==> flow/design.v <==
module fpadder (output logic [31:0] sum, output logic ready,
                input logic [31:0] a, input logic clock, nreset);
    logic [31:0] m,n;       
    logic [1:0] exp;
	logic sign; 
    logic adding, stopOp, infNum, abSum, notNum, bigNum;    
	logic [7:0] exp_m, exp_n;        						  
	logic [22:0] manti_m, manti_n;						 
	logic [23:0] manti_m2, manti_n2, manti_m1, manti_n1;	 
	logic sign_m, sign_n;		 
    assign sign_m = m[31];
    assign sign_n = n[31];
    assign exp_m = {m[30:23]};
    assign exp_n = {n[30:23]};
    assign manti_m = {m[22:0]};
    assign manti_n = {n[22:0]};
	assign manti_m2 = {1'b1, manti_m};
	assign manti_n2 = {1'b1, manti_n};
	always_comb 
      begin
        notNum = (exp_m == 255 & manti_m != 0) || (exp_n == 255 & manti_n != 0);  
		bigNum = (exp_m == 255 & manti_m == 0) || (exp_n == 255 & manti_n == 0);
      end 
    always_comb 
      begin
        exp = (exp_m > exp_n)? 2'b10 : (exp_m < exp_n)? 2'b01 : 2'b00;
        sign = (sign_m == sign_n)? '1 : '0;
      end
    always_comb
      begin
          if (exp == 2'b10) begin
            manti_n1 = manti_n2 >> (exp_m - exp_n);       
			manti_m1 = manti_m2;  
			end
          else if (exp == 2'b01) begin
            manti_m1 = manti_m2 >> (exp_n - exp_m);
			manti_n1 = manti_n2;	
			end
          else begin
			manti_m1 = manti_m2; 
			manti_n1 = manti_n2;	
			end
      end                                                
    logic [24:0] manti_m3, manti_n3, sum_manti;
    logic [7:0]  sum_exp;
    logic sum_sign;
    assign manti_m3 = {1'b0, manti_m1[23:0]};
    assign manti_n3 = {1'b0, manti_n1[23:0]};
    always_ff @(posedge clock, negedge nreset)      
      if(!nreset) begin
      	sum_manti <= 0;
        sum_exp <= 0; 
        sum_sign <= 0; end
      else if (adding == '1) begin	 
        if (sign == '1) begin               
        sum_manti <= (manti_n3 + manti_m3);    
		sum_exp <= (exp ==  2'b10)? exp_m : exp_n;
        sum_sign <= sign_m; end
        else if (sign == '0 & exp == 2'b10) begin
      	sum_manti <= manti_m3 - manti_n3;
		sum_exp <= exp_m; 
        sum_sign <= sign_m; end
        else if (sign == '0 & exp == 2'b01) begin
      	sum_manti <= manti_n3 - manti_m3;
      	sum_exp <= exp_n; 
        sum_sign <= sign_n; end
        else if (sign == '0 & exp == 2'b00) begin
       	sum_manti <= (manti_m3 > manti_n3)? (manti_m3 - manti_n3) : (manti_m3 < manti_n3)? (manti_n3 - manti_m3) : 25'h1000000;
      	sum_exp <= (manti_m3 > manti_n3)? exp_m : (manti_m3 < manti_n3)? exp_n : 8'h0; 
        sum_sign <= (manti_m3 > manti_n3)? sign_m : (manti_m3 < manti_n3)? sign_n : '0; end 	end
	  else if (stopOp == 1) begin
		sum_manti[24:23] <= 2'b01;
		sum_manti[22:0] <= 23'h7fffff;
      	sum_exp <= 8'hff; 
        sum_sign <= '0; end
	  else if (infNum == 1) begin
		if (sign == 1) begin			 
			sum_manti[24:23] <= 2'b01;
			sum_manti[22:0] <= 0;
			sum_exp <= 8'hff; 
			sum_sign <= sign_m; end	
		else begin						 
			sum_manti[24:23] <= 2'b01;
			sum_manti[22:0] <= 0;
			sum_exp <= (exp == 2'b0) ? 8'h0 : 8'hff; 
			sum_sign <= (exp == 2'b10)? sign_m : (exp == 2'b01)? sign_n : 1'b0; end	end				
      always_ff @(posedge clock, negedge nreset)
		if(!nreset)
			sum <= 0;
		else if(abSum == 1) begin
        if (sum_manti[24] == 1)	begin 
			if (sum_exp == 254)						 
				sum <= {sum_sign, 8'hff, 23'b0};      
			else if (sum_exp == 0 & sum_manti[22:0] == 0)
				sum <= 0;
			else 
				sum <= {sum_sign, sum_exp + 8'b1, sum_manti[23:1]}; end			
        else begin
			if (sum_manti[23] == 1)
			sum <= {sum_sign, sum_exp, sum_manti[22:0]};  
			else if (sum_manti[22] == 1)
			sum <= {sum_sign, (sum_exp - 8'h1), sum_manti[21:0], 1'b0}; 
			else if (sum_manti[21] == 1)
			sum <= {sum_sign, (sum_exp - 8'h2), sum_manti[20:0], 2'b0};
			else if (sum_manti[20] == 1)
			sum <= {sum_sign, (sum_exp - 8'h3), sum_manti[19:0], 3'b0};
			else if (sum_manti[19] == 1)
			sum <= {sum_sign, (sum_exp - 8'h4), sum_manti[18:0], 4'b0};
			else if (sum_manti[18] == 1)
			sum <= {sum_sign, (sum_exp - 8'h5), sum_manti[17:0], 5'b0}; 
			else if (sum_manti[17] == 1)
			sum <= {sum_sign, (sum_exp - 8'h6), sum_manti[16:0], 6'b0};
			else if (sum_manti[16] == 1)
			sum <= {sum_sign, (sum_exp - 8'h7), sum_manti[15:0], 7'b0};
			else if (sum_manti[15] == 1)
			sum <= {sum_sign, (sum_exp - 8'h8), sum_manti[14:0], 8'b0};
			else if (sum_manti[14] == 1)
			sum <= {sum_sign, (sum_exp - 8'h9), sum_manti[13:0], 9'b0}; 
			else if (sum_manti[13] == 1)
			sum <= {sum_sign, (sum_exp - 8'ha), sum_manti[12:0], 10'b0};
			else if (sum_manti[12] == 1)
			sum <= {sum_sign, (sum_exp - 8'hb), sum_manti[11:0], 11'b0};
			else if (sum_manti[11] == 1)
			sum <= {sum_sign, (sum_exp - 8'hc), sum_manti[10:0], 12'b0};
			else if (sum_manti[10] == 1)
			sum <= {sum_sign, (sum_exp - 8'hd), sum_manti[9:0], 13'b0}; 
			else if (sum_manti[9] == 1)
			sum <= {sum_sign, (sum_exp - 8'he), sum_manti[8:0], 14'b0};
			else if (sum_manti[8] == 1)
			sum <= {sum_sign, (sum_exp - 8'hf), sum_manti[7:0], 15'b0};
			else if (sum_manti[7] == 1)
			sum <= {sum_sign, (sum_exp - 8'h10), sum_manti[6:0], 16'b0};
			else if (sum_manti[6] == 1)
			sum <= {sum_sign, (sum_exp - 8'h11), sum_manti[5:0], 17'b0};
			else if (sum_manti[5] == 1)
			sum <= {sum_sign, (sum_exp - 8'h12), sum_manti[4:0], 18'b0};
			else if (sum_manti[4] == 1)
			sum <= {sum_sign, (sum_exp - 8'h13), sum_manti[3:0], 19'b0};
			else if (sum_manti[3] == 1)
			sum <= {sum_sign, (sum_exp - 8'h14), sum_manti[2:0], 20'b0}; 
			else if (sum_manti[2] == 1)
			sum <= {sum_sign, (sum_exp - 8'h15), sum_manti[1:0], 21'b0};
			else if (sum_manti[1] == 1)
			sum <= {sum_sign, (sum_exp - 8'h16), sum_manti[0], 22'b0};
			else if (sum_manti[0] == 1)
			sum <= {sum_sign, (sum_exp - 8'h17), 23'b0};
			end
			end
	enum {start, loadN1, loadN2, pred, asblSum, stop} state;
    always_ff @(posedge clock, negedge nreset)
    	if(!nreset)begin
    		state <= start;
			m <= 0;
			n <= 0;
			ready <= 0;
			infNum <= 0;
			stopOp <= 0;
			adding <= 0;
			abSum <= 0;  end
    	else begin
			ready <= 0;
			infNum <= 0;
			stopOp <= 0;
			adding <= 0;
			abSum <= 0;
			case(state)
				start:begin
					state <= loadN1; end
				loadN1:begin
					n <= a;
					state <= loadN2; end
				loadN2:begin
					m <= a;
					state <= pred; end
				pred: begin
					state <= asblSum;
					if (!notNum & bigNum)
						infNum <= 1;
					else if (notNum)
						stopOp <= 1;
					else
						adding <= 1; end
				asblSum:begin
					state <= stop;
					abSum <= 1; end
				stop:begin
					ready <= 1;
					state <= start; end				
            endcase
			end		
endmodule
; ---- Reports on fpadder
; Tool output for the design above before and after an edit, in the order of the flow.
; Lines under "before" count in the file above, lines under "after" in the edited file.
; "delta" is "after" less "before", of the values as shown.
; Operators: Yosys type, input widths -> output width; for muxes data width and select width s.
; The mark n/a stands for no value.
[inputs]
top = fpadder
clock_port = clock
lib = sky130hd
corner = tt_025C_1v80

; ---- Diff
; Unified diff, file above to edited file.
; The edit is scripted: it alters the design's behaviour and was not made to optimise anything.
; begin of diff
@@ -112,5 +112,5 @@
 			sum <= {sum_sign, (sum_exp - 8'h6), sum_manti[16:0], 6'b0};
 			else if (sum_manti[16] == 1)
-			sum <= {sum_sign, (sum_exp - 8'h7), sum_manti[15:0], 7'b0};
+			sum <= {sum_sign, (sum_exp + 8'h7), sum_manti[15:0], 7'b0};
 			else if (sum_manti[15] == 1)
 			sum <= {sum_sign, (sum_exp - 8'h8), sum_manti[14:0], 8'b0};
; end of diff

; ---- Elaborated design
; Counts by Yosys on the flattened word-level netlist (proc, flatten, opt, wreduce; memories kept). Register bits leave out memories and registers merged into their read ports (data or address). Print and check cells are left out. Cells with the same type and inputs are merged into one.
[word_totals]
columns = item, before, after, delta
row1 = regBits, 167, 167, 0
row2 = in_bits, 34, 34, 0
row3 = out_inout_bits, 33, 33, 0
row4 = wordCells, 169, 169, 0
[op_classes]
columns = item, before, after, delta
row1 = n_addsub, 29, 29, 0
row2 = n_cmp, 4, 4, 0
row3 = n_eq, 12, 12, 0
row4 = shifts, 2, 2, 0
row5 = n_mux, 84, 84, 0
row6 = bitwise, 10, 10, 0
row7 = reduce_and_logical, 16, 16, 0
[op_table]
columns = operator, before, after, delta
row1 = $sub 8x3->8 const B, 4, 3, -1
row2 = $add 8x3->8 const B, 0, 1, 1
; Unchanged operator kinds not shown: 42.

; ---- Depth
; Longest topological path by Yosys (ltp), each cell counted once; first at word level (registers and memories cut), then after technology mapping (sequential cells cut; the memories' decode and read muxes count).
[depth]
columns = item, before, after, delta
row1 = word_depth, 26, 26, 0
row2 = ABC_AREA, 0, 0, n/a
row3 = mapped_depth, 33, 32, -1
row4 = depth_no_buf, 30, 26, -4

; ---- Netlist
; Source: synth_stat.txt of the flow (Yosys; design flattened, memories mapped). It holds for the ABC_AREA given above (unset counts as 0); a run with the other value may have another netlist.
[synth_totals]
columns = item, before, after, delta
row1 = cells, 2351, 2394, 43
row2 = mapped_area_um2, 17606.9, 17928.4, 321.5
row3 = flip_flops, 140, 140, 0
row4 = n_buf, 208, 219, 11
[by_type]
columns = cell, before, after, delta
row1 = sky130_fd_sc_hd__o21ai_0, 163, 188, 25
row2 = sky130_fd_sc_hd__o211ai_1, 28, 50, 22
row3 = sky130_fd_sc_hd__xnor2_1, 56, 38, -18
row4 = sky130_fd_sc_hd__nor2_1, 174, 158, -16
row5 = sky130_fd_sc_hd__nand3_1, 55, 41, -14
row6 = sky130_fd_sc_hd__a211oi_1, 61, 48, -13
row7 = sky130_fd_sc_hd__a22oi_1, 24, 37, 13
row8 = sky130_fd_sc_hd__o21a_1, 17, 27, 10
row9 = sky130_fd_sc_hd__and2_1, 6, 16, 10
row10 = sky130_fd_sc_hd__mux2i_1, 65, 57, -8
row11 = sky130_fd_sc_hd__a311oi_1, 5, 13, 8
row12 = sky130_fd_sc_hd__a21oi_1, 249, 256, 7
row13 = sky130_fd_sc_hd__clkbuf_1, 163, 170, 7
row14 = sky130_fd_sc_hd__a222oi_1, 8, 1, -7
row15 = sky130_fd_sc_hd__nand2_1, 258, 252, -6
row16 = sky130_fd_sc_hd__inv_1, 102, 96, -6
row17 = sky130_fd_sc_hd__a31oi_1, 38, 32, -6
row18 = sky130_fd_sc_hd__o221ai_1, 24, 30, 6
; Unchanged cell types not shown: 15.
; The list need not be complete.

; ---- Timing after synthesis
; Source: OpenSTA report_checks on the synthesized netlist (no wires, ideal clock, input and output delay 20% of the period each), path of least setup slack; recovery checks are left aside. Register names are those of the netlist, which keeps one name where synthesis merged equal registers.
[synth_path]
columns = item, before, after, delta
row1 = kind, flip-flop to flip-flop, flip-flop to flip-flop, n/a
row2 = start, reg m[23], reg m[28], n/a
row3 = end, reg sum_manti[22], reg sum_manti[24], n/a
row4 = tclk_ns, 20.0, 20.0, 0.0
row5 = t_arrival_ns, 6.544, 6.244, -0.300
row6 = setup_slack_ns, 13.373, 13.688, 0.315
row7 = path_delay_ns, 6.627, 6.312, -0.315
row8 = path_stages, 29, 27, -2
row9 = synth_period_reached_ns, 6.627, 6.312, -0.315
; "path_delay_ns" is the arrival time less input delay plus setup time.
; "path_stages": output pins that drive a net of the path, with the launching flip-flop's if there is one; two outputs of one cell count as two.
; "synth_period_reached_ns" = period - worst setup slack (recovery checks aside). The figure is calculated, with input and output delays left at 20% of the set period.
; The rows between start and end are the longest chain of elaborated cells between them; the timing report does not say that the signal goes this way. Where chains are equally long, one stands for them.
; A line is the first line of the expression or statement that the cell stems from. Yosys adds cells for indexed reads and writes and turns some case tables into memories.
; A register here has more assigning lines than the two given.
[synth_between_before]
cell_sequence = sky130_fd_sc_hd__dfrtp_1 -> sky130_fd_sc_hd__inv_1 -> sky130_fd_sc_hd__ha_1 -> sky130_fd_sc_hd__fa_1 -> sky130_fd_sc_hd__nor2b_1 -> sky130_fd_sc_hd__o31ai_1 -> sky130_fd_sc_hd__and2_1 -> sky130_fd_sc_hd__nor2_4 -> sky130_fd_sc_hd__a31oi_4 -> sky130_fd_sc_hd__a311oi_2 -> sky130_fd_sc_hd__mux2i_1 -> sky130_fd_sc_hd__buf_2 -> sky130_fd_sc_hd__nand4_1 -> sky130_fd_sc_hd__o211ai_1 -> sky130_fd_sc_hd__o21ai_1 -> sky130_fd_sc_hd__o31ai_1 -> sky130_fd_sc_hd__inv_1 -> sky130_fd_sc_hd__ha_1 -> sky130_fd_sc_hd__a21oi_1 -> sky130_fd_sc_hd__o21ai_1 -> sky130_fd_sc_hd__a211oi_1 -> sky130_fd_sc_hd__a2bb2oi_1 -> sky130_fd_sc_hd__a31o_2 -> sky130_fd_sc_hd__a21oi_1 -> sky130_fd_sc_hd__a21o_1 -> sky130_fd_sc_hd__nand2_1 -> sky130_fd_sc_hd__o21a_1 -> sky130_fd_sc_hd__o221a_2 -> sky130_fd_sc_hd__o22ai_1
elab_chain_cells = 14
cells_between = 31
cone_classes = 5 x add/sub; 4 x compare; 3 x eq/ne; 2 x shift; 12 x mux; 3 x logic; 2 x reduce/logical
[synth_lines_before]
columns = item, line_no
row1 = "start, declared", 3  ; logic [31:0] m,n;
row2 = "start, assigned", 153  ; m <= 0;
row3 = "start, assigned", 173  ; m <= a;
row4 = $lt 8x8->1, 26  ; exp = (exp_m > exp_n)? 2'b10 : (exp_m < exp_n)? 2'b01 : 2'b00;
row5 = $mux 1, 26
row6 = $mux 2, 26
row7 = $eq 2x1->1, 35  ; else if (exp == 2'b01) begin
row8 = $mux 24, 35
row9 = $mux 24, 31  ; if (exp == 2'b10) begin
row10 = $sub 24x24->25, 68  ; sum_manti <= (manti_m3 > manti_n3)? (manti_m3 - manti_n3) : (manti_m3 < manti_n3)? (manti_n3 - manti_m3) : 25' ...
row11 = $mux 25 x2, 68
row12 = $mux 23, 67  ; else if (sign == '0 & exp == 2'b00) begin
row13 = $mux 23, 63  ; else if (sign == '0 & exp == 2'b01) begin
row14 = $mux 23, 59  ; else if (sign == '0 & exp == 2'b10) begin
row15 = $mux 23, 55  ; if (sign == '1) begin
row16 = $mux 23, 54  ; else if (adding == '1) begin
row17 = "end, assigned", 56  ; sum_manti <= (manti_n3 + manti_m3);
row18 = "end, assigned", 60  ; sum_manti <= manti_m3 - manti_n3;
row19 = "end, declared", 44  ; logic [24:0] manti_m3, manti_n3, sum_manti;
[synth_between_after]
cell_sequence = sky130_fd_sc_hd__dfrtp_1 -> sky130_fd_sc_hd__inv_1 -> sky130_fd_sc_hd__ha_1 -> sky130_fd_sc_hd__buf_4 -> sky130_fd_sc_hd__a211oi_2 -> sky130_fd_sc_hd__o21bai_2 -> sky130_fd_sc_hd__o21ai_4 -> sky130_fd_sc_hd__buf_4 -> sky130_fd_sc_hd__buf_2 -> sky130_fd_sc_hd__mux4_2 -> sky130_fd_sc_hd__mux2i_1 -> sky130_fd_sc_hd__nand2_1 -> sky130_fd_sc_hd__a221oi_1 -> sky130_fd_sc_hd__a211oi_1 -> sky130_fd_sc_hd__o21ai_0 -> sky130_fd_sc_hd__o21ai_0 -> sky130_fd_sc_hd__fa_1 -> sky130_fd_sc_hd__a21o_1 -> sky130_fd_sc_hd__a221o_1 -> sky130_fd_sc_hd__o22ai_1 -> sky130_fd_sc_hd__o21ai_0 -> sky130_fd_sc_hd__a31oi_1 -> sky130_fd_sc_hd__a21oi_1 -> sky130_fd_sc_hd__a21o_1 -> sky130_fd_sc_hd__a221oi_1 -> sky130_fd_sc_hd__o221a_1 -> sky130_fd_sc_hd__a32o_1
elab_chain_cells = 14
cells_between = 31
cone_classes = 5 x add/sub; 4 x compare; 3 x eq/ne; 2 x shift; 12 x mux; 3 x logic; 2 x reduce/logical
[synth_lines_after]
columns = item, line_no
row1 = "start, declared", 3  ; logic [31:0] m,n;
row2 = "start, assigned", 153  ; m <= 0;
row3 = "start, assigned", 173  ; m <= a;
row4 = $lt 8x8->1, 26  ; exp = (exp_m > exp_n)? 2'b10 : (exp_m < exp_n)? 2'b01 : 2'b00;
row5 = $mux 1, 26
row6 = $mux 2, 26
row7 = $eq 2x1->1, 35  ; else if (exp == 2'b01) begin
row8 = $mux 24, 35
row9 = $mux 24, 31  ; if (exp == 2'b10) begin
row10 = $sub 24x24->25, 68  ; sum_manti <= (manti_m3 > manti_n3)? (manti_m3 - manti_n3) : (manti_m3 < manti_n3)? (manti_n3 - manti_m3) : 25' ...
row11 = $mux 25 x2, 68
row12 = $mux 2, 67  ; else if (sign == '0 & exp == 2'b00) begin
row13 = $mux 2, 63  ; else if (sign == '0 & exp == 2'b01) begin
row14 = $mux 2, 59  ; else if (sign == '0 & exp == 2'b10) begin
row15 = $mux 2, 55  ; if (sign == '1) begin
row16 = $mux 2, 54  ; else if (adding == '1) begin
row17 = "end, assigned", 56  ; sum_manti <= (manti_n3 + manti_m3);
row18 = "end, assigned", 60  ; sum_manti <= manti_m3 - manti_n3;
row19 = "end, declared", 44  ; logic [24:0] manti_m3, manti_n3, sum_manti;

; ---- Path in the finished layout
; From the final timing report of the runs of pair A: the path of least setup slack in the routed layout; clock arrival at registers is part of the times.
[layout_path]
columns = item, before, after, delta
row1 = kind, flip-flop to flip-flop, flip-flop to flip-flop, n/a
row2 = start, reg m[23], reg m[23], n/a
row3 = end, reg sum_manti[19], reg sum_manti[20], n/a
row4 = tclk_ns, 9.53, 9.53, 0.00
row5 = t_arrival_ns, 8.88, 8.64, -0.24
row6 = setup_slack_ns, 1.01, 1.27, 0.26
row7 = path_stages, 28, 26, -2
; The rows between start and end are the longest chain of elaborated cells between them; the timing report does not say that the signal goes this way. Where chains are equally long, one stands for them.
; A register here has more assigning lines than the two given.
[layout_between_before]
cell_sequence = sky130_fd_sc_hd__dfrtp_1 -> sky130_fd_sc_hd__inv_1 -> sky130_fd_sc_hd__ha_1 -> sky130_fd_sc_hd__buf_4 -> sky130_fd_sc_hd__nand2_1 -> sky130_fd_sc_hd__nor4_2 -> sky130_fd_sc_hd__nor2_1 -> sky130_fd_sc_hd__nand2_2 -> sky130_fd_sc_hd__buf_12 -> sky130_fd_sc_hd__mux2i_1 -> sky130_fd_sc_hd__xor2_1 -> sky130_fd_sc_hd__nand3_1 -> sky130_fd_sc_hd__nor2_1 -> sky130_fd_sc_hd__a32o_1 -> sky130_fd_sc_hd__mux2i_1 -> sky130_fd_sc_hd__ha_1 -> sky130_fd_sc_hd__inv_1 -> sky130_fd_sc_hd__o21bai_1 -> sky130_fd_sc_hd__a41o_1 -> sky130_fd_sc_hd__a31oi_1 -> sky130_fd_sc_hd__o311ai_0 -> sky130_fd_sc_hd__a21oi_1 -> sky130_fd_sc_hd__o21bai_1 -> sky130_fd_sc_hd__a221oi_1 -> sky130_fd_sc_hd__xnor2_1 -> sky130_fd_sc_hd__a221o_1 -> sky130_fd_sc_hd__o211ai_1 -> sky130_fd_sc_hd__a21oi_1
elab_chain_cells = 14
cells_between = 31
cone_classes = 5 x add/sub; 4 x compare; 3 x eq/ne; 2 x shift; 12 x mux; 3 x logic; 2 x reduce/logical
[layout_lines_before]
columns = item, line_no
row1 = "start, declared", 3  ; logic [31:0] m,n;
row2 = "start, assigned", 153  ; m <= 0;
row3 = "start, assigned", 173  ; m <= a;
row4 = $lt 8x8->1, 26  ; exp = (exp_m > exp_n)? 2'b10 : (exp_m < exp_n)? 2'b01 : 2'b00;
row5 = $mux 1, 26
row6 = $mux 2, 26
row7 = $eq 2x1->1, 35  ; else if (exp == 2'b01) begin
row8 = $mux 24, 35
row9 = $mux 24, 31  ; if (exp == 2'b10) begin
row10 = $sub 24x24->25, 68  ; sum_manti <= (manti_m3 > manti_n3)? (manti_m3 - manti_n3) : (manti_m3 < manti_n3)? (manti_n3 - manti_m3) : 25' ...
row11 = $mux 25 x2, 68
row12 = $mux 23, 67  ; else if (sign == '0 & exp == 2'b00) begin
row13 = $mux 23, 63  ; else if (sign == '0 & exp == 2'b01) begin
row14 = $mux 23, 59  ; else if (sign == '0 & exp == 2'b10) begin
row15 = $mux 23, 55  ; if (sign == '1) begin
row16 = $mux 23, 54  ; else if (adding == '1) begin
row17 = "end, assigned", 56  ; sum_manti <= (manti_n3 + manti_m3);
row18 = "end, assigned", 60  ; sum_manti <= manti_m3 - manti_n3;
row19 = "end, declared", 44  ; logic [24:0] manti_m3, manti_n3, sum_manti;
[layout_between_after]
cell_sequence = sky130_fd_sc_hd__dfrtp_1 -> sky130_fd_sc_hd__inv_1 -> sky130_fd_sc_hd__ha_1 -> sky130_fd_sc_hd__buf_4 -> sky130_fd_sc_hd__nand2_1 -> sky130_fd_sc_hd__or3_4 -> sky130_fd_sc_hd__o21ai_4 -> sky130_fd_sc_hd__mux2i_1 -> sky130_fd_sc_hd__a211o_1 -> sky130_fd_sc_hd__and4_4 -> sky130_fd_sc_hd__or2_2 -> sky130_fd_sc_hd__nand2_1 -> sky130_fd_sc_hd__buf_4 -> sky130_fd_sc_hd__o31ai_1 -> sky130_fd_sc_hd__inv_1 -> sky130_fd_sc_hd__ha_1 -> sky130_fd_sc_hd__inv_1 -> sky130_fd_sc_hd__nor3_1 -> sky130_fd_sc_hd__nand3_1 -> sky130_fd_sc_hd__a311oi_1 -> sky130_fd_sc_hd__o211ai_1 -> sky130_fd_sc_hd__and2_1 -> sky130_fd_sc_hd__o2111ai_2 -> sky130_fd_sc_hd__nand2_1 -> sky130_fd_sc_hd__o311a_1 -> sky130_fd_sc_hd__o41ai_2
elab_chain_cells = 14
cells_between = 31
cone_classes = 5 x add/sub; 4 x compare; 3 x eq/ne; 2 x shift; 12 x mux; 3 x logic; 2 x reduce/logical
[layout_lines_after]
columns = item, line_no
row1 = "start, declared", 3  ; logic [31:0] m,n;
row2 = "start, assigned", 153  ; m <= 0;
row3 = "start, assigned", 173  ; m <= a;
row4 = $lt 8x8->1, 26  ; exp = (exp_m > exp_n)? 2'b10 : (exp_m < exp_n)? 2'b01 : 2'b00;
row5 = $mux 1, 26
row6 = $mux 2, 26
row7 = $eq 2x1->1, 35  ; else if (exp == 2'b01) begin
row8 = $mux 24, 35
row9 = $mux 24, 31  ; if (exp == 2'b10) begin
row10 = $sub 24x24->25, 68  ; sum_manti <= (manti_m3 > manti_n3)? (manti_m3 - manti_n3) : (manti_m3 < manti_n3)? (manti_n3 - manti_m3) : 25' ...
row11 = $mux 25 x2, 68
row12 = $mux 23, 67  ; else if (sign == '0 & exp == 2'b00) begin
row13 = $mux 23, 63  ; else if (sign == '0 & exp == 2'b01) begin
row14 = $mux 23, 59  ; else if (sign == '0 & exp == 2'b10) begin
row15 = $mux 23, 55  ; if (sign == '1) begin
row16 = $mux 23, 54  ; else if (adding == '1) begin
row17 = "end, assigned", 56  ; sum_manti <= (manti_n3 + manti_m3);
row18 = "end, assigned", 60  ; sum_manti <= manti_m3 - manti_n3;
row19 = "end, declared", 44  ; logic [24:0] manti_m3, manti_n3, sum_manti;

; ---- Layout results
; Both versions went through the flow (Yosys, OpenROAD) with the same settings in each pair. Constraints: input delay and output delay 20% of the set period each, output load 0.01 pF.
[settings_pair_A]
CORE_UTILIZATION = 40
period_ns = 9.53
CAP_MARGIN = 20
CORE_MARGIN = 2
SLEW_MARGIN = 20
[results_pair_A]
columns = item, before, after, delta
row1 = synthArea_um2, 17606.9, 17928.4, 321.5
row2 = die_um2, 45710.4, 46530.8, 820.4
row3 = layout_stdcell_area_um2, 19461.2, 19541.2, 80.0
row4 = final_util_frac, 0.45, 0.442, -0.008
row5 = timing.setup.ws_ns, 1.015, 1.274, 0.259
row6 = timing.setup.tns_ns, 0.000, 0.000, 0.000
row7 = hold_ws_ns, 0.354, 0.354, 0.000
row8 = power_total_w, 0.001372, 0.001288, -0.000084
row9 = timing.achieved_period_ns, 8.515, 8.256, -0.259
[settings_pair_B]
CORE_MARGIN = 8
CORE_UTILIZATION = 60
CTS_CLUSTER_DIAMETER = 59
GPL_TIMING_DRIVEN = 1
HOLD_SLACK_MARGIN = 0.16
PLACE_DENSITY = 0.36
SETUP_SLACK_MARGIN = 1.96
TNS_END_PERCENT = 60
period_ns = 7.05
CAP_MARGIN = 20
SLEW_MARGIN = 20
[results_pair_B]
columns = item, before, after, delta
row1 = synthArea_um2, 17606.9, 17928.4, 321.5
row2 = die_um2, 35083.2, 35668.1, 584.9
row3 = layout_stdcell_area_um2, 21503.1, 22415.2, 912.1
row4 = final_util_frac, 0.747, 0.758, 0.011
row5 = timing.setup.ws_ns, 0.431, 0.196, -0.235
row6 = timing.setup.tns_ns, 0.000, 0.000, 0.000
row7 = hold_ws_ns, 0.355, 0.363, 0.008
row8 = power_total_w, 0.001807, 0.001893, 0.000086
row9 = timing.achieved_period_ns, 6.619, 6.854, 0.235
; "timing.achieved_period_ns": clock period set for the run, less the worst setup slack. It is reckoned from that one timing run; input and output delays stay at 20% of the period that was set.
; "power_total_w" is the tool's figure for a default switching activity; nothing was simulated.
